==> flow/design.v <==
`timescale 1ns / 1ps
module rrc_filter #(
	parameter WIDTH = 9
)(
	input logic clk,
	input logic rst,
	input logic signed [WIDTH-1:0] filter_in,
	output logic signed [WIDTH-1:0] filter_out
);
	logic signed [WIDTH-1:0] shift_reg_out [0:31];
	logic signed [2*WIDTH-1:0] mul_sum [0:32];
	logic signed [23:0] acc_sum;
	integer i;
	always @(posedge clk or posedge rst) begin
		if(rst) begin
			for(i = 0; i < 32; i=i+1) begin
				shift_reg_out[i] <= 9'b0;
			end
		end
		else begin
			shift_reg_out[0] <= filter_in;
			for(i = 0; i < 31; i=i+1) begin
				shift_reg_out[i+1] <= shift_reg_out[i];
			end
		end
	end
	multiplier_9b #(.WIDTH(9)) MUL0(.mul_in(filter_in), .coefficient(9'd0), .mul_out(mul_sum[0]));
	multiplier_9b #(.WIDTH(9)) MUL1(.mul_in(shift_reg_out[0]), .coefficient(-9'd1), .mul_out(mul_sum[1]));
	multiplier_9b #(.WIDTH(9)) MUL2(.mul_in(shift_reg_out[1]), .coefficient(9'd1),.mul_out(mul_sum[2]));
	multiplier_9b #(.WIDTH(9)) MUL3(.mul_in(shift_reg_out[2]), .coefficient(9'd0),.mul_out(mul_sum[3]));
	multiplier_9b #(.WIDTH(9)) MUL4(.mul_in(shift_reg_out[3]), .coefficient(-9'd1),.mul_out(mul_sum[4]));
	multiplier_9b #(.WIDTH(9)) MUL5(.mul_in(shift_reg_out[4]), .coefficient(9'd2),.mul_out(mul_sum[5]));
	multiplier_9b #(.WIDTH(9)) MUL6(.mul_in(shift_reg_out[5]), .coefficient(9'd0),.mul_out(mul_sum[6]));
	multiplier_9b #(.WIDTH(9)) MUL7(.mul_in(shift_reg_out[6]), .coefficient(-9'd2),.mul_out(mul_sum[7]));
	multiplier_9b #(.WIDTH(9)) MUL8(.mul_in(shift_reg_out[7]), .coefficient(9'd2),.mul_out(mul_sum[8]));
	multiplier_9b #(.WIDTH(9)) MUL9(.mul_in(shift_reg_out[8]), .coefficient(9'd0),.mul_out(mul_sum[9]));
	multiplier_9b #(.WIDTH(9)) MUL10(.mul_in(shift_reg_out[9]), .coefficient(-9'd6),.mul_out(mul_sum[10]));
	multiplier_9b #(.WIDTH(9)) MUL11(.mul_in(shift_reg_out[10]), .coefficient(9'd8),.mul_out(mul_sum[11]));
	multiplier_9b #(.WIDTH(9)) MUL12(.mul_in(shift_reg_out[11]), .coefficient(9'd10),.mul_out(mul_sum[12]));
	multiplier_9b #(.WIDTH(9)) MUL13(.mul_in(shift_reg_out[12]), .coefficient(-9'd28),.mul_out(mul_sum[13]));
	multiplier_9b #(.WIDTH(9)) MUL14(.mul_in(shift_reg_out[13]), .coefficient(-9'd14),.mul_out(mul_sum[14]));
	multiplier_9b #(.WIDTH(9)) MUL15(.mul_in(shift_reg_out[14]), .coefficient(9'd111),.mul_out(mul_sum[15]));
	multiplier_9b #(.WIDTH(9)) MUL16(.mul_in(shift_reg_out[15]), .coefficient(9'd196),.mul_out(mul_sum[16]));
	multiplier_9b #(.WIDTH(9)) MUL17(.mul_in(shift_reg_out[16]), .coefficient(9'd111),.mul_out(mul_sum[17]));
	multiplier_9b #(.WIDTH(9)) MUL18(.mul_in(shift_reg_out[17]), .coefficient(-9'd14),.mul_out(mul_sum[18]));
	multiplier_9b #(.WIDTH(9)) MUL19(.mul_in(shift_reg_out[18]), .coefficient(-9'd28),.mul_out(mul_sum[19]));
	multiplier_9b #(.WIDTH(9)) MUL20(.mul_in(shift_reg_out[19]), .coefficient(9'd10),.mul_out(mul_sum[20]));
	multiplier_9b #(.WIDTH(9)) MUL21(.mul_in(shift_reg_out[20]), .coefficient(9'd8),.mul_out(mul_sum[21]));
	multiplier_9b #(.WIDTH(9)) MUL22(.mul_in(shift_reg_out[21]), .coefficient(-9'd6),.mul_out(mul_sum[22]));
	multiplier_9b #(.WIDTH(9)) MUL23(.mul_in(shift_reg_out[22]), .coefficient(9'd0),.mul_out(mul_sum[23]));
	multiplier_9b #(.WIDTH(9)) MUL24(.mul_in(shift_reg_out[23]), .coefficient(9'd2),.mul_out(mul_sum[24]));
	multiplier_9b #(.WIDTH(9)) MUL25(.mul_in(shift_reg_out[24]), .coefficient(-9'd2),.mul_out(mul_sum[25]));
	multiplier_9b #(.WIDTH(9)) MUL26(.mul_in(shift_reg_out[25]), .coefficient(9'd0),.mul_out(mul_sum[26]));
	multiplier_9b #(.WIDTH(9)) MUL27(.mul_in(shift_reg_out[26]), .coefficient(9'd2),.mul_out(mul_sum[27]));
	multiplier_9b #(.WIDTH(9)) MUL28(.mul_in(shift_reg_out[27]), .coefficient(-9'd1),.mul_out(mul_sum[28]));
	multiplier_9b #(.WIDTH(9)) MUL29(.mul_in(shift_reg_out[28]), .coefficient(9'd0),.mul_out(mul_sum[29]));
	multiplier_9b #(.WIDTH(9)) MUL30(.mul_in(shift_reg_out[29]), .coefficient(9'd1),.mul_out(mul_sum[30]));
	multiplier_9b #(.WIDTH(9)) MUL31(.mul_in(shift_reg_out[30]), .coefficient(-9'd1),.mul_out(mul_sum[31]));
	multiplier_9b #(.WIDTH(9)) MUL32(.mul_in(shift_reg_out[31]), .coefficient(9'd0),.mul_out(mul_sum[32]));
	always_comb begin : accumulate_sum
		acc_sum = mul_sum[0] + mul_sum[1] + mul_sum[2] + mul_sum[3] + mul_sum[4] + 
		mul_sum[5] + mul_sum[6] + mul_sum[7] + mul_sum[8] + mul_sum[9] + 
		mul_sum[10] + mul_sum[11] + mul_sum[12] + mul_sum[13] + mul_sum[14] + 
		mul_sum[15] + mul_sum[16] + mul_sum[17] + mul_sum[18] + mul_sum[19] + 
		mul_sum[20] + mul_sum[21] + mul_sum[22] + mul_sum[23] + mul_sum[24] + 
		mul_sum[25] + mul_sum[26] + mul_sum[27] + mul_sum[28] + mul_sum[29] + 
		mul_sum[30] + mul_sum[31] + mul_sum[32];  
	end
	logic signed [15:0] trunc_frac_sum;
	assign trunc_frac_sum = acc_sum[23:8];
	always_ff @( posedge clk or posedge rst ) begin : blockName
		if(rst) begin
			filter_out <= 0;
		end
		else if(trunc_frac_sum > 255) begin
			filter_out <= 255;
		end
		else if(trunc_frac_sum < -256) begin
			filter_out <= -256;
		end
		else begin
			filter_out <= trunc_frac_sum;
		end
	end
endmodule
module multiplier_9b #(
	parameter WIDTH = 9
)(
	input logic signed [WIDTH-1:0] mul_in,
	input logic signed [WIDTH-1:0] coefficient,
	output logic signed [2*WIDTH-1:0] mul_out
);
	assign mul_out = mul_in * coefficient;
endmodule
* Step by step through the tools: rrc_filter
Each step is given for the RTL above and for the edited RTL.
Lines under "unedited" count in the file above, lines under "edited" in the edited file.
"change" is "edited" less "unedited", of the values as shown; "relative change" is that difference over "unedited", in percent.
Library cell names are shortened.
A cell with n/a has no value.
- Design top :: rrc_filter
- Clock port :: clk
- Cell library :: sky130hd
- Corner :: tt_025C_1v80

* The edit
Unified diff, file above to edited file.
The edit is scripted: it alters the design's behaviour and was not made to optimise anything.
#+begin_src diff
@@ -50,5 +50,5 @@
 	multiplier_9b #(.WIDTH(9)) MUL23(.mul_in(shift_reg_out[22]), .coefficient(9'd0),.mul_out(mul_sum[23]));
 	multiplier_9b #(.WIDTH(9)) MUL24(.mul_in(shift_reg_out[23]), .coefficient(9'd2),.mul_out(mul_sum[24]));
-	multiplier_9b #(.WIDTH(9)) MUL25(.mul_in(shift_reg_out[24]), .coefficient(-9'd2),.mul_out(mul_sum[25]));
+	multiplier_9b #(.WIDTH(7)) MUL25(.mul_in(shift_reg_out[24]), .coefficient(-9'd2),.mul_out(mul_sum[25]));
 	multiplier_9b #(.WIDTH(9)) MUL26(.mul_in(shift_reg_out[25]), .coefficient(9'd0),.mul_out(mul_sum[26]));
 	multiplier_9b #(.WIDTH(9)) MUL27(.mul_in(shift_reg_out[26]), .coefficient(9'd2),.mul_out(mul_sum[27]));
#+end_src

* Word level
Yosys after proc, flatten, opt, wreduce and memory -nomap, before mapping. Enables and synchronous resets that opt folds into registers are not counted as muxes. Print and check cells are not counted. Equal cells are merged and count once.
** Word-level totals
- register bits :: unedited 288, edited 288, change 0, relative change 0.00%
- input port bits :: unedited 11, edited 11, change 0, relative change 0.00%
** Operators by class
- mux-type cells :: unedited 2, edited 2, change 0, relative change 0.00%
- order comparisons :: unedited 2, edited 2, change 0, relative change 0.00%
- $mul :: unedited 11, edited 11, change 0, relative change 0.00%
- $add $sub $neg :: unedited 30, edited 30, change 0, relative change 0.00%
** Operators with widths
- adder 24 x 18 -> 24 bit :: unedited 13, edited 12, change -1, relative change -7.69%
- negation 9 -> 17 bit :: unedited 2, edited 1, change -1, relative change -50.00%
- adder 24 x 14 -> 24 bit :: unedited 0, edited 1, change +1
- negation 7 -> 13 bit :: unedited 0, edited 1, change +1
Operator kinds equal on both sides are left out: 17.

* Logic depth
Longest topological path by Yosys (ltp), each cell counted once; first at word level (registers and memories cut), then after technology mapping (sequential cells cut; the memories' decode and read muxes count).
** Depth
- word-level depth :: unedited 28, edited 28, change 0, relative change 0.00%
- ABC_AREA :: unedited 0, edited 0
- mapped depth :: unedited 40, edited 39, change -1, relative change -2.50%
- depth with buffers taken out :: unedited 39, edited 39, change 0, relative change 0.00%

* Netlist
Source: synth_stat.txt of the flow (Yosys; design flattened, memories mapped). It holds for the ABC_AREA given above (unset counts as 0); a run with the other value may have another netlist.
** Cells by type
- o21ai_1 :: unedited 27, edited 10, change -17, relative change -62.96%
- o21ai_0 :: unedited 23, edited 35, change +12, relative change +52.17%
- nand2_1 :: unedited 36, edited 29, change -7, relative change -19.44%
- nor2_1 :: unedited 33, edited 39, change +6, relative change +18.18%
- a21boi_1 :: unedited 6, edited 0, change -6, relative change -100.00%
- xnor2_1 :: unedited 90, edited 85, change -5, relative change -5.56%
- nand3_1 :: unedited 14, edited 9, change -5, relative change -35.71%
- o21bai_1 :: unedited 14, edited 10, change -4, relative change -28.57%
- or2_2 :: unedited 9, edited 5, change -4, relative change -44.44%
- a21boi_0 :: unedited 0, edited 4, change +4
- ha_1 :: unedited 330, edited 327, change -3, relative change -0.91%
- a21oi_1 :: unedited 69, edited 66, change -3, relative change -4.35%
- o21a_1 :: unedited 12, edited 15, change +3, relative change +25.00%
- a211oi_1 :: unedited 6, edited 3, change -3, relative change -50.00%
- and2_1 :: unedited 6, edited 3, change -3, relative change -50.00%
- a31o_1 :: unedited 3, edited 0, change -3, relative change -100.00%
- o211ai_1 :: unedited 1, edited 4, change +3, relative change +300.00%
- inv_1 :: unedited 607, edited 605, change -2, relative change -0.33%
Cell types equal on both sides are left out: 11.
The list need not be complete.
** Mapped netlist
- buffer cells :: unedited 6, edited 4, change -2, relative change -33.33%
- cell count :: unedited 2181, edited 2150, change -31, relative change -1.42%
- mapped flip-flops :: unedited 288, edited 288, change 0, relative change 0.00%
- synthesis area (sq um) :: unedited 25449.4, edited 25271.7, change -177.7, relative change -0.70%
- area of sequential cells (sq um) :: unedited 7206.9, edited 7206.9, change 0.0, relative change 0.00%
The figures by module come from a second, unflattened synthesis with its own total; it is not the netlist above.
** Unflattened totals
- cell total of the unflattened synthesis :: unedited 12567, edited 12465, change -102, relative change -0.81%
- area total of the unflattened synthesis (sq um) :: unedited 122058.3, edited 121106.2, change -952.1, relative change -0.78%
Each row is one instance without its submodules.
** By module, unedited
- multiplier_9b #(WIDTH=9) :: sequential area 0.0 sq um, area 3001.6 sq um, cells 327, times used 33
- rrc_filter :: sequential area 7432.1 sq um, area 23004.6 sq um, cells 1776, times used 1
** By module, edited
- multiplier_9b #(WIDTH=9) :: sequential area 0.0 sq um, area 3001.6 sq um, cells 327, times used 32
- rrc_filter :: sequential area 7432.1 sq um, area 23055.9 sq um, cells 1772, times used 1
- multiplier_9b #(WIDTH=7) :: sequential area 0.0 sq um, area 1998.2 sq um, cells 229, times used 1

* Path before layout
OpenSTA on the mapped netlist: ideal clock, no wires. The path of least setup slack (recovery checks aside). Input and output delay are each 20% of the period. Register names are those of the netlist, which keeps one name where synthesis merged equal registers.
** Path after synthesis
- path type :: unedited register to register, edited register to register
- start :: unedited register shift_reg_out[14][8], edited register shift_reg_out[16][4]
- end :: unedited register filter_out[0], edited register filter_out[0]
- required time (ps) :: unedited 10358, edited 10358, change 0, relative change 0.00%
- arrival time (ps) :: unedited 9990, edited 9500, change -490, relative change -4.90%
- clock period (ps) :: unedited 10500, edited 10500, change 0, relative change 0.00%
- stages on the path :: unedited 36, edited 35, change -1, relative change -2.78%
- library setup time (ps) :: unedited 142, edited 142, change 0
- launch time at the first pin (ps) :: unedited 0, edited 0, change 0
- path slack (ps) :: unedited 368, edited 858, change +490
- path delay (ps) :: unedited 10132, edited 9642, change -490, relative change -4.84%
- path buffers :: unedited 2, edited 0, change -2, relative change -100.00%
- period reached after synthesis (ps) :: unedited 10132, edited 9642, change -490, relative change -4.84%
"path delay" is the arrival time less input delay plus setup time.
"stages on the path" counts driving pins, that of a launching flip-flop among them; a cell with two outputs on the path counts twice.
"period reached after synthesis" = period - worst setup slack (recovery checks aside). The figure is calculated, with input and output delays left at 20% of the set period.
Between the ends stands the longest chain of elaborated cells between them, by number of cells; it is not shown to be the way that was timed. Of several equally long chains one is given.
Each line given opens the expression or statement behind the cell; cells for indexed reads and writes are added by Yosys, which also makes memories of some case tables.
A register here has more assigning lines than the two given.
On the way, after synthesis, unedited:
- Cells stage by stage :: dfrtp_1 -> clkbuf_1 -> inv_1 -> fa_1 -> inv_1 -> fa_1 -> fa_1 -> ha_1 -> a21o_1 -> a31o_1 -> a211oi_1 -> nor3b_1 -> nor3_1 -> xor2_1 -> fa_1 -> fa_1 -> inv_1 -> fa_1 -> fa_1 -> inv_1 -> fa_1 -> inv_1 -> fa_1 -> inv_1 -> fa_1 -> inv_1 -> ha_1 -> and2_1 -> buf_6 -> a221oi_2 -> o21ai_2 -> a2111oi_2 -> nor3_1 -> a211o_1 -> o41ai_4 -> o21ai_1
- Length of the longest elaborated chain :: 18
** Ends and longest elaborated chain, after synthesis, unedited
- start, declared :: RTL line 10 : logic signed [WIDTH-1:0] shift_reg_out [0:31];
- start, assigned :: RTL line 17 : shift_reg_out[i] <= 9'b0;
- start, assigned :: RTL line 23 : shift_reg_out[i+1] <= shift_reg_out[i];
- multiplier 9 x 8 -> 17 bit :: RTL line 93 : assign mul_out = mul_in * coefficient;
- adder 24 x 18 -> 24 bit (6 in a row) :: RTL line 61 : acc_sum = mul_sum[0] + mul_sum[1] + mul_sum[2] + mul_sum[3] + mul_sum[4] +
- adder 24 x 12 -> 24 bit :: RTL line 61
- adder 24 x 18 -> 24 bit :: RTL line 61
- adder 24 x 10 -> 24 bit :: RTL line 61
- adder 24 x 18 -> 24 bit :: RTL line 61
- adder 24 x 10 -> 24 bit :: RTL line 61
- adder 24 x 18 -> 24 bit :: RTL line 61
- adder 24 x 9 -> 24 bit :: RTL line 61
- adder 24 x 18 -> 24 bit :: RTL line 61
- less-than comparator 16 x 9 -> 1 bit :: RTL line 78 : else if(trunc_frac_sum < -256) begin
- 2-to-1 mux 9 bit :: RTL line 78
- 2-to-1 mux 9 bit :: RTL line 75 : else if(trunc_frac_sum > 255) begin
- end, assigned :: RTL line 79 : filter_out <= -256;
- end, assigned :: RTL line 82 : filter_out <= trunc_frac_sum;
- end, declared :: RTL line 8 : output logic signed [WIDTH-1:0] filter_out
On the way, after synthesis, edited:
- Cells stage by stage :: dfrtp_1 -> ha_1 -> xor2_1 -> ha_1 -> a21o_1 -> fa_1 -> inv_1 -> fa_1 -> inv_1 -> ha_1 -> a21o_1 -> a221o_1 -> a31o_2 -> a21oi_1 -> xnor2_1 -> fa_1 -> fa_1 -> inv_1 -> fa_1 -> inv_1 -> fa_1 -> inv_1 -> fa_1 -> inv_1 -> fa_1 -> fa_1 -> ha_1 -> and3_4 -> a221o_1 -> a21oi_1 -> o21ai_1 -> a221o_1 -> a211o_1 -> o41ai_4 -> o21ai_1
- Length of the longest elaborated chain :: 16
** Ends and longest elaborated chain, after synthesis, edited
- start, declared :: RTL line 10 : logic signed [WIDTH-1:0] shift_reg_out [0:31];
- start, assigned :: RTL line 17 : shift_reg_out[i] <= 9'b0;
- start, assigned :: RTL line 23 : shift_reg_out[i+1] <= shift_reg_out[i];
- multiplier 9 x 8 -> 17 bit :: RTL line 93 : assign mul_out = mul_in * coefficient;
- adder 24 x 18 -> 24 bit (4 in a row) :: RTL line 61 : acc_sum = mul_sum[0] + mul_sum[1] + mul_sum[2] + mul_sum[3] + mul_sum[4] +
- adder 24 x 12 -> 24 bit :: RTL line 61
- adder 24 x 18 -> 24 bit :: RTL line 61
- adder 24 x 10 -> 24 bit :: RTL line 61
- adder 24 x 14 -> 24 bit :: RTL line 61
- adder 24 x 10 -> 24 bit :: RTL line 61
- adder 24 x 18 -> 24 bit :: RTL line 61
- adder 24 x 9 -> 24 bit :: RTL line 61
- adder 24 x 18 -> 24 bit :: RTL line 61
- less-than comparator 16 x 9 -> 1 bit :: RTL line 78 : else if(trunc_frac_sum < -256) begin
- 2-to-1 mux 9 bit :: RTL line 78
- 2-to-1 mux 9 bit :: RTL line 75 : else if(trunc_frac_sum > 255) begin
- end, assigned :: RTL line 79 : filter_out <= -256;
- end, assigned :: RTL line 82 : filter_out <= trunc_frac_sum;
- end, declared :: RTL line 8 : output logic signed [WIDTH-1:0] filter_out

* Timing after layout
From the final timing report of the runs of set A: the path of least setup slack in the routed layout; clock arrival at registers is part of the times.
The path's times are printed in steps of 10 ps; the period is the one set.
** Path after layout
- path type :: unedited register to register, edited register to register
- start :: unedited register shift_reg_out[16][4], edited register shift_reg_out[14][3]
- end :: unedited register filter_out[5], edited register filter_out[4]
- stages on the path :: unedited 35, edited 37, change +2, relative change +5.71%
- path buffers :: unedited 1, edited 1, change 0, relative change 0.00%
- path slack (ps) :: unedited 420, edited 410, change -10
- required time (ps) :: unedited 10920, edited 10920, change 0, relative change 0.00%
- launch time at the first pin (ps) :: unedited 530, edited 550, change +20, relative change +3.77%
- arrival time (ps) :: unedited 10500, edited 10500, change 0, relative change 0.00%
- library setup time (ps) :: unedited 120, edited 130, change +10
- clock period (ps) :: unedited 10500, edited 10500, change 0, relative change 0.00%
Between the ends stands the longest chain of elaborated cells between them, by number of cells; it is not shown to be the way that was timed. Of several equally long chains one is given.
A register here has more assigning lines than the two given.
On the way, after layout, unedited:
- Cells stage by stage :: dfrtp_2 -> ha_1 -> xor2_1 -> ha_1 -> a21o_1 -> fa_1 -> inv_1 -> fa_1 -> inv_1 -> ha_1 -> a21o_1 -> a221o_1 -> a31o_1 -> a21oi_1 -> xnor2_1 -> fa_1 -> fa_1 -> inv_1 -> fa_1 -> inv_1 -> fa_1 -> inv_1 -> fa_1 -> inv_1 -> fa_1 -> fa_1 -> ha_1 -> a21oi_1 -> o21a_1 -> o21bai_1 -> a2111o_1 -> a211o_1 -> o41ai_4 -> buf_4 -> o21ai_1
- Length of the longest elaborated chain :: 16
** Ends and longest elaborated chain, after layout, unedited
- start, declared :: RTL line 10 : logic signed [WIDTH-1:0] shift_reg_out [0:31];
- start, assigned :: RTL line 17 : shift_reg_out[i] <= 9'b0;
- start, assigned :: RTL line 23 : shift_reg_out[i+1] <= shift_reg_out[i];
- multiplier 9 x 8 -> 17 bit :: RTL line 93 : assign mul_out = mul_in * coefficient;
- adder 24 x 18 -> 24 bit (4 in a row) :: RTL line 61 : acc_sum = mul_sum[0] + mul_sum[1] + mul_sum[2] + mul_sum[3] + mul_sum[4] +
- adder 24 x 12 -> 24 bit :: RTL line 61
- adder 24 x 18 -> 24 bit :: RTL line 61
- adder 24 x 10 -> 24 bit :: RTL line 61
- adder 24 x 18 -> 24 bit :: RTL line 61
- adder 24 x 10 -> 24 bit :: RTL line 61
- adder 24 x 18 -> 24 bit :: RTL line 61
- adder 24 x 9 -> 24 bit :: RTL line 61
- adder 24 x 18 -> 24 bit :: RTL line 61
- less-than comparator 16 x 9 -> 1 bit :: RTL line 78 : else if(trunc_frac_sum < -256) begin
- 2-to-1 mux 9 bit :: RTL line 78
- 2-to-1 mux 9 bit :: RTL line 75 : else if(trunc_frac_sum > 255) begin
- end, assigned :: RTL line 79 : filter_out <= -256;
- end, assigned :: RTL line 82 : filter_out <= trunc_frac_sum;
- end, declared :: RTL line 8 : output logic signed [WIDTH-1:0] filter_out
On the way, after layout, edited:
- Cells stage by stage :: dfrtp_2 -> ha_2 -> xor2_1 -> ha_1 -> inv_1 -> fa_1 -> fa_1 -> inv_1 -> ha_1 -> a21oi_2 -> o21ai_0 -> and2_1 -> o22ai_2 -> o21ai_1 -> o41a_1 -> xor2_2 -> fa_1 -> inv_1 -> fa_1 -> fa_1 -> inv_1 -> fa_1 -> inv_1 -> fa_1 -> fa_1 -> inv_1 -> fa_1 -> ha_2 -> and3_4 -> a221o_1 -> a21oi_2 -> o21ai_1 -> a221o_1 -> a211o_1 -> o41ai_4 -> buf_4 -> o21ai_1
- Length of the longest elaborated chain :: 18
** Ends and longest elaborated chain, after layout, edited
- start, declared :: RTL line 10 : logic signed [WIDTH-1:0] shift_reg_out [0:31];
- start, assigned :: RTL line 17 : shift_reg_out[i] <= 9'b0;
- start, assigned :: RTL line 23 : shift_reg_out[i+1] <= shift_reg_out[i];
- multiplier 9 x 8 -> 17 bit :: RTL line 93 : assign mul_out = mul_in * coefficient;
- adder 24 x 18 -> 24 bit (6 in a row) :: RTL line 61 : acc_sum = mul_sum[0] + mul_sum[1] + mul_sum[2] + mul_sum[3] + mul_sum[4] +
- adder 24 x 12 -> 24 bit :: RTL line 61
- adder 24 x 18 -> 24 bit :: RTL line 61
- adder 24 x 10 -> 24 bit :: RTL line 61
- adder 24 x 14 -> 24 bit :: RTL line 61
- adder 24 x 10 -> 24 bit :: RTL line 61
- adder 24 x 18 -> 24 bit :: RTL line 61
- adder 24 x 9 -> 24 bit :: RTL line 61
- adder 24 x 18 -> 24 bit :: RTL line 61
- less-than comparator 16 x 9 -> 1 bit :: RTL line 78 : else if(trunc_frac_sum < -256) begin
- 2-to-1 mux 9 bit :: RTL line 78
- 2-to-1 mux 9 bit :: RTL line 75 : else if(trunc_frac_sum > 255) begin
- end, assigned :: RTL line 79 : filter_out <= -256;
- end, assigned :: RTL line 82 : filter_out <= trunc_frac_sum;
- end, declared :: RTL line 8 : output logic signed [WIDTH-1:0] filter_out

* Layout results
Runs of the flow (Yosys, OpenROAD) on both versions; the two runs of a pair have the same settings. The constraints put input and output delay at 20% of the set period each and load the outputs with 0.01 pF.
Flow settings, set A:
- period_ns :: 10.5
- CAP_MARGIN :: 20
- CORE_MARGIN :: 2
- CORE_UTILIZATION :: 40
- SLEW_MARGIN :: 20
** Results, set A
- final design utilization (%) :: unedited 44.8, edited 44.8, change 0.0
- post-route setup TNS (ps) :: unedited 0, edited 0, change 0
- clock period reached (ps) :: unedited 10076, edited 10087, change +11, relative change +0.11%
- worst slack on setup checks (ps) :: unedited 424, edited 413, change -11
- final worst hold slack (ps) :: unedited 335, edited 337, change +2
- chip area in the Yosys report (sq um) :: unedited 25449.4, edited 25271.7, change -177.7, relative change -0.70%
- die footprint (sq um) :: unedited 65656.4, edited 65206.2, change -450.2, relative change -0.69%
- standard-cell area of the final layout (sq um) :: unedited 28222.1, edited 28102.0, change -120.1, relative change -0.43%
Flow settings, set B:
- CAP_MARGIN :: 20
- CORE_ASPECT_RATIO :: 1.85
- CORE_MARGIN :: 9
- CORE_UTILIZATION :: 48
- CTS_CLUSTER_SIZE :: 21
- PLACE_DENSITY_LB_ADDON :: 0.19
- SLEW_MARGIN :: 15
- TNS_END_PERCENT :: 75
- period_ns :: 12.6
** Results, set B
- final design utilization (%) :: unedited 52.6, edited 52.4, change -0.2
- post-route setup TNS (ps) :: unedited 0, edited 0, change 0
- clock period reached (ps) :: unedited 11209, edited 10660, change -549, relative change -4.90%
- worst slack on setup checks (ps) :: unedited 1391, edited 1940, change +549
- final worst hold slack (ps) :: unedited 345, edited 348, change +3
- chip area in the Yosys report (sq um) :: unedited 25449.4, edited 25271.7, change -177.7, relative change -0.70%
- die footprint (sq um) :: unedited 62027.6, edited 61627.8, change -399.8, relative change -0.64%
- standard-cell area of the final layout (sq um) :: unedited 27525.1, edited 27372.5, change -152.6, relative change -0.55%
"clock period reached" = clock period - worst setup slack. The figure is calculated, with input and output delays left at 20% of the set period.
